==> flow/design.v <==
module URP_PCIE_CRC32_GEN
#(
    parameter   DATA_WIDTH              = 224,
    parameter   CRC_WIDTH               = 32
)
(
    input   wire    [DATA_WIDTH-1:0]    data_i,
    output  logic   [CRC_WIDTH-1:0]     checksum_o
);
    logic           [DATA_WIDTH-1:0]    dividend;
    logic           [CRC_WIDTH-1:0]     crc_temp;
    always_comb begin
        dividend                            = data_i;
        crc_temp                            = 32'h00000000;
        for (int unsigned i = 0; i < DATA_WIDTH; i = i + 1) begin
            if (crc_temp[CRC_WIDTH-1] != dividend[DATA_WIDTH-1]) begin
                crc_temp                        = (crc_temp << 1) ^ 32'h814141AB;
            end 
            else begin
                crc_temp                        = crc_temp << 1;
            end
            dividend                            = dividend << 1;
        end
    end
    assign  checksum_o                  = crc_temp;   
endmodule
module URP_PCIE_RX_DATA_LINK_LAYER (
    input   logic                   clk,
    input   logic                   rst_n,
    input   logic   [267:0]         tlp_data_i,  
    input   logic                   tlp_data_valid_i,  
    output  logic                   tlp_data_ready_o,  
    output  logic   [31:0]          dllp_o,  
    output  logic                   dllp_valid_o,  
    input   logic                   dllp_read_i,  
    output  logic   [223:0]         tlp_data_o,  
    output  logic                   tlp_data_valid_o,  
    input   logic                   tlp_data_ready_i  
);
    logic [31:0]                lcrc_computed;       
    logic [31:0]                lcrc_received;       
    logic                       lcrc_valid;          
    logic [11:0]                sequence_number;     
    logic [11:0]                sequence_expected;   
    logic                       nak_scheduled_flag; 
    logic                       ack_scheduled_flag;
    logic [31:0]                dllp_data_gen;       
    logic lcrc_valid_o;
    logic [267:0] tlp_data_with_crc;
    logic [235:0] tlp_data_no_crc;
    logic [223:0] tlp_data_reg;
    logic valid;
    URP_PCIE_CRC32_GEN #(
        .DATA_WIDTH(236),   
        .CRC_WIDTH(32)      
    ) lcrc_gen (
        .data_i(tlp_data_i[267:32]),  
        .checksum_o(lcrc_computed)                     
    );
    always_comb begin
        lcrc_valid = 1'b1;
        lcrc_received = tlp_data_i[31:0];   
        if (lcrc_computed == lcrc_received) begin
            lcrc_valid = 1'b1;  
        end else begin
            lcrc_valid = 1'b0;
        end
    end
    always_ff @(posedge clk or negedge rst_n) begin
        if (!rst_n) begin
            sequence_expected <= 12'b0;   
            ack_scheduled_flag <= 1'b0;  
            nak_scheduled_flag <= 1'b0;  
            tlp_data_reg <= 223'b0;
            valid <= 1'b0;
            sequence_number <= 12'b0;
        end else if ( tlp_data_valid_i == lcrc_valid ) begin
            sequence_number = tlp_data_i[267:256];  
            if (sequence_number > sequence_expected) begin
                nak_scheduled_flag <= 1'b1;   
                ack_scheduled_flag <= 1'b0;   
                valid <= 1'b0;
            end else if (sequence_number < sequence_expected) begin
                nak_scheduled_flag <= 1'b0;   
                ack_scheduled_flag <= 1'b1;   
                valid <= 1'b1;
            end else if(sequence_number == sequence_expected) begin  
                tlp_data_reg <= tlp_data_i[255:32];
                valid <= 1'b1;
                sequence_expected <= sequence_expected + 1;  
            end
        end
    end
    always_ff @(posedge clk or negedge rst_n) begin
        if (!rst_n) begin
            dllp_data_gen <= 32'd0;
            dllp_valid_o <= 1'b0;
        end else if (tlp_data_valid_i && lcrc_valid) begin
            if (ack_scheduled_flag) begin  
                dllp_data_gen <= {20'b0,sequence_expected-1};  
                dllp_valid_o <= 1'b1;  
            end else if (nak_scheduled_flag) begin  
                dllp_data_gen <= {3'b0, 1'b1, 16'b0, sequence_expected};  
                dllp_valid_o <= 1'b1;  
            end else begin  
                dllp_valid_o <= 1'b0;  
            end
        end
    end
    assign tlp_data_o = tlp_data_reg;   
    assign tlp_data_valid_o = tlp_data_valid_i && lcrc_valid && valid;  
    assign tlp_data_ready_o = tlp_data_ready_i;  
    assign dllp_o = dllp_data_gen;
endmodule
From RTL to reports: URP_PCIE_RX_DATA_LINK_LAYER
The steps from the RTL of URP_PCIE_RX_DATA_LINK_LAYER to its reports follow in flow order.
Lines are those of the file above, counted from 1.
Cell names lack the library's common part.
{ "inputs": {"top": "URP_PCIE_RX_DATA_LINK_LAYER", "clock_port": "clk", "library": "sky130hd", "lib_corner": "tt_025C_1v80"} }

Elaborated design
Counts by Yosys on the flattened word-level netlist (proc, flatten, opt, wreduce; memories kept). Register bits leave out memories and registers merged into their read ports (data or address). Print and check cells are left out. Cells with the same type and inputs are merged into one.
{ "bits": {"out_inout_bits": 259, "elab_cells": 743, "regBits": 272} }
{ "classes": {"logic": 237, "n_addsub": 2, "reduce_and_logical": 9, "n_eq": 238, "n_mux": 248, "n_cmp": 2} }
{ "ops": {"columns": ["operator", "count"], "rows": [
  ["32-bit two-way mux", 238],
  ["11-bit NOT", 235],
  ["1-bit inequality test", 235],
  ["32-bit == test", 1],
  ["12-bit by 1-bit subtractor with 13-bit output (second input constant)", 1],
  ["12-bit by 1-bit adder with 12-bit output (second input constant)", 1],
  ["12-bit > comparator", 1],
  ["12-bit less-than comparator", 1],
  ["12-bit == test", 1],
  ["1-bit two-way mux", 10],
  ["2-bit AND reduction", 3],
  ["2-bit nonzero test", 2],
  ["4-bit AND reduction", 1],
  ["3-bit nonzero test", 1],
  ["1-bit logical AND", 2],
  ["1-bit NOT", 2],
  ["1-bit == test", 1]
]} }

Longest topological paths
Yosys ltp: most cells in a row. Word level: on the elaborated netlist, between registers, memories and ports. Mapped: between sequential cells and ports; inverters and the memories' decode and read muxes count.
{ "depth": {"depth_word": 475, "ABC_AREA": 0, "ltp_mapped": 47} }

Mapped cells and area
Yosys stat after the flow's synthesis: flattened, memories mapped to cells. It holds for the ABC_AREA given above (unset counts as 0); a run with the other value may have another netlist.
The area totals of this step are shown rounded.
{ "types": {"columns": ["cell", "count", "area_total_um2"], "rows": [
  ["xnor3_1", 542, 1.22E+04],
  ["dfrtp_1", 254, 6.36E+03],
  ["xnor2_1", 681, 5964.47],
  ["nand2_1", 700, 2627.52],
  ["xor2_1", 247, 2.16E+03],
  ["xor3_1", 74, 1.76E+03],
  ["xnor3_2", 69, 1.64E+03],
  ["xnor2_2", 68, 1.11E+03],
  ["xnor2_4", 17, 467.949],
  ["xor2_2", 25, 406.64],
  ["xor3_2", 11, 275.264],
  ["clkbuf_1", 55, 206.448],
  ["ha_1", 15, 187.68],
  ["buf_4", 24, 180.173],
  ["o21ai_0", 21, 105.101],
  ["mux2i_1", 10, 100.096],
  ["inv_1", 20, 75.072],
  ["nor3_1", 12, 60.058]
]} }
Other cell types: 34; their cells: 104.
{ "mapped": {"sequential_area_um2": 6400, "area_um2": 37000, "buf_cells": 94, "cells": 2949, "ffs": 254} }
The figures by module come from a second, unflattened synthesis with its own total; it is not the netlist above.
{ "unflattened": {"hier_cells": 2507, "hier_area_um2": 37000} }
Each row is one instance without its submodules.
{ "by_module": {"columns": ["mod", "n_cells", "area_um2", "mod_seq_area_um2", "instances"], "rows": [
  ["URP_PCIE_CRC32_GEN", 1780, 26000, 0.0, 1],
  ["URP_PCIE_RX_DATA_LINK_LAYER", 727, 11000, 6400, 1]
]} }

Timing after synthesis
OpenSTA on the mapped netlist: ideal clock, no wires. The path of least setup slack (recovery checks aside). Input and output delay are each 20% of the period. Register names are those of the netlist, which keeps one name where synthesis merged equal registers.
{ "synth_path": {"path_kind": "input to output", "start": "input port tlp_data_i[265]", "end": "output port tlp_data_valid_o", "required_time_ps": 23200, "input_delay_ps": 5800, "clock_period_ps": 29000, "delay_ps": 14880, "t_arrival_ps": 20680, "driving_pins": 39, "setup_slack_ps": 2520, "synth_period_reached_ps": 26480} }
"delay_ps" is the arrival time less input delay plus setup time.
At an output port there is no setup time.
"driving_pins": output pins that drive a net of the path, with the launching flip-flop's if there is one; two outputs of one cell count as two.
"synth_period_reached_ps" = period - worst setup slack (recovery checks aside). The figure is calculated, with input and output delays left at 20% of the set period.
The rows between start and end are the longest chain of elaborated cells between them; the timing report does not say that the signal goes this way. Where chains are equally long, one stands for them.
Each line given opens the expression or statement behind the cell; cells for indexed reads and writes are added by Yosys, which also makes memories of some case tables.
{ "synth_between": {"path_cell_list": "buf_6 > xnor2_2 > xnor3_2 > xnor2_4 > xor3_2 > xnor3_2 > xor2_2 > xnor3_2 > xnor3_2 > xnor3_1 > xnor3_2 > xnor3_2 > xnor3_1 > xnor3_2 > xnor3_2 > xnor3_1 > buf_4 > xnor3_1 > [3 not listed] > xnor3_2 > xnor3_1 > xnor3_2 > xnor3_2 > xor3_4 > xnor3_1 > xnor3_1 > xor3_2 > xnor3_1 > xor2_2 > xor2_1 > xnor3_2 > xnor2_1 > or4_1 > a221o_1 > a2111oi_2 > ha_1 > and2_1", "elab_chain_len": 472, "cells_between": 705} }
{ "synth_rtl": {"columns": ["element", "line_no", "source"], "rows": [
  ["start: declaration", 30, "input   logic   [267:0]         tlp_data_i,"],
  ["1-bit inequality test", 16, "if (crc_temp[CRC_WIDTH-1] != dividend[DATA_WIDTH-1]) begin"],
  ["32-bit two-way mux", 16, null],
  ["1-bit inequality test", 16, null],
  ["32-bit two-way mux", 16, null],
  ["11-bit NOT", null, null],
  ["32-bit two-way mux", 16, null],
  ["1-bit inequality test", 16, null],
  ["[457 not listed]", null, null],
  ["11-bit NOT", null, null],
  ["32-bit two-way mux", 16, null],
  ["1-bit inequality test", 16, null],
  ["32-bit two-way mux", 16, null],
  ["32-bit == test", 63, "if (lcrc_computed == lcrc_received) begin"],
  ["1-bit two-way mux", 63, null],
  ["1-bit logical AND x2", 111, "assign tlp_data_valid_o = tlp_data_valid_i && lcrc_valid && valid;"],
  ["end: declaration", 37, "output  logic                   tlp_data_valid_o,"]
]} }

Timing after layout
Path of least setup slack in the final report of run 1 (OpenROAD, finished layout, wires in). Where an end is a register, its clock arrival counts in the times.
The report prints the path's times to 10 ps; the period is as set.
{ "layout_path": {"path_kind": "input to output", "start": "input port tlp_data_i[255]", "end": "output port tlp_data_valid_o", "driving_pins": 47, "t_arrival_ps": 22370, "input_delay_ps": 5720, "required_time_ps": 22880, "clock_period_ps": 28600, "setup_slack_ps": 510} }
The rows between start and end are the longest chain of elaborated cells between them; the timing report does not say that the signal goes this way. Where chains are equally long, one stands for them.
{ "layout_between": {"path_cell_list": "clkdlybuf4s50_1 > xnor2_1 > xnor3_2 > xnor3_1 > xor3_2 > xnor3_1 > xnor3_1 > xnor3_2 > xnor3_1 > xnor3_1 > xor2_2 > xor3_1 > buf_4 > xnor3_2 > xnor3_1 > xnor3_1 > xnor3_1 > xnor3_1 > [11 not listed] > xnor2_1 > buf_4 > xnor2_1 > xnor3_1 > xnor3_1 > xor3_2 > xnor3_1 > xor2_2 > xor2_1 > xnor3_2 > xnor2_1 > or4_1 > a221o_1 > a2111oi_4 > buf_4 > ha_1 > and2_1 > clkdlybuf4s50_1", "elab_chain_len": 452, "cells_between": 675} }
{ "layout_rtl": {"columns": ["element", "line_no", "source"], "rows": [
  ["start: declaration", 30, "input   logic   [267:0]         tlp_data_i,"],
  ["1-bit inequality test", 16, "if (crc_temp[CRC_WIDTH-1] != dividend[DATA_WIDTH-1]) begin"],
  ["32-bit two-way mux", 16, null],
  ["1-bit inequality test", 16, null],
  ["32-bit two-way mux", 16, null],
  ["11-bit NOT", null, null],
  ["32-bit two-way mux", 16, null],
  ["1-bit inequality test", 16, null],
  ["[437 not listed]", null, null],
  ["11-bit NOT", null, null],
  ["32-bit two-way mux", 16, null],
  ["1-bit inequality test", 16, null],
  ["32-bit two-way mux", 16, null],
  ["32-bit == test", 63, "if (lcrc_computed == lcrc_received) begin"],
  ["1-bit two-way mux", 63, null],
  ["1-bit logical AND x2", 111, "assign tlp_data_valid_o = tlp_data_valid_i && lcrc_valid && valid;"],
  ["end: declaration", 37, "output  logic                   tlp_data_valid_o,"]
]} }

# Flow runs of URP_PCIE_RX_DATA_LINK_LAYER

Below are 4 stored runs of the flow (Yosys, OpenROAD; platform sky130hd) on URP_PCIE_RX_DATA_LINK_LAYER, each with its settings and what was measured, unordered. Constraints: input delay and output delay 20% of the set period each, output load 0.01 pF.
"clock period achieved" is the run's clock period less its worst setup slack. It is reckoned from that one timing run; input and output delays stay at 20% of the period that was set.
"time used up by the worst setup path" means the part of the period allowed to the worst setup path (the constraints hold back 20% at inputs and 20% at outputs) less its slack; where the path has registers, the arrival times of their clocks count too.
"time used up by the worst setup path" is given in steps of 10 ps.
Values from the reports are rounded here.

==> run 1: settings <==
{ "period_ns": 28.6, "CAP_MARGIN": 20, "CORE_MARGIN": 2, "CORE_UTILIZATION": 40, "SLEW_MARGIN": 20 }
==> run 1: results <==
chip area after synthesis (Yosys): 37000 um^2
utilization after layout: 54 %
clock period achieved: 28089 ps
time used up by the worst setup path: 16650 ps
critical path kind: input to output
standard-cell area after layout: 49000 um^2
worst-case hold slack: 470 ps
die area: 94000 um^2
setup slack of the worst path: 510 ps
setup TNS: 0 ps

==> run 2: settings <==
{ "ABC_AREA": 1, "CORE_MARGIN": 3, "CORE_UTILIZATION": 53, "CTS_CLUSTER_SIZE": 47, "HOLD_SLACK_MARGIN": 0.05, "PLACE_DENSITY_LB_ADDON": 0.02, "SLEW_MARGIN": 10, "period_ns": 29.0, "CAP_MARGIN": 20 }
==> run 2: results <==
chip area after synthesis (Yosys): 36000 um^2
utilization after layout: 87 %
clock period achieved: 38879 ps
time used up by the worst setup path: 27280 ps
critical path kind: input to output
standard-cell area after layout: 59000 um^2
worst-case hold slack: 470 ps
die area: 72000 um^2
setup slack of the worst path: -9900 ps
setup TNS: -1100000 ps

==> run 3: settings <==
{ "ABC_AREA": 1, "CELL_PAD_IN_SITES_DETAIL_PLACEMENT": 1, "CORE_MARGIN": 3, "CORE_UTILIZATION": 53, "CTS_CLUSTER_SIZE": 47, "HOLD_SLACK_MARGIN": 0.3, "MIN_ROUTING_LAYER": "met2", "PLACE_DENSITY_LB_ADDON": 0.02, "SLEW_MARGIN": 10, "TNS_END_PERCENT": 95, "period_ns": 29.0, "CAP_MARGIN": 20 }
==> run 3: results <==
incomplete, placement halted on DPL-0033

==> run 4: settings <==
{ "ABC_AREA": 1, "CELL_PAD_IN_SITES_DETAIL_PLACEMENT": 2, "CORE_MARGIN": 10, "CORE_UTILIZATION": 22, "CTS_CLUSTER_SIZE": 14, "GPL_ROUTABILITY_DRIVEN": 0, "GPL_TIMING_DRIVEN": 1, "MAX_ROUTING_LAYER": "met4", "period_ns": 29.0, "CAP_MARGIN": 20, "SLEW_MARGIN": 20 }
==> run 4: results <==
chip area after synthesis (Yosys): 36000 um^2
utilization after layout: 42 %
clock period achieved: 55300 ps
time used up by the worst setup path: 43700 ps
critical path kind: input to output
standard-cell area after layout: 70000 um^2
worst-case hold slack: 470 ps
die area: 180000 um^2
setup slack of the worst path: -26000 ps
setup TNS: -5400000 ps
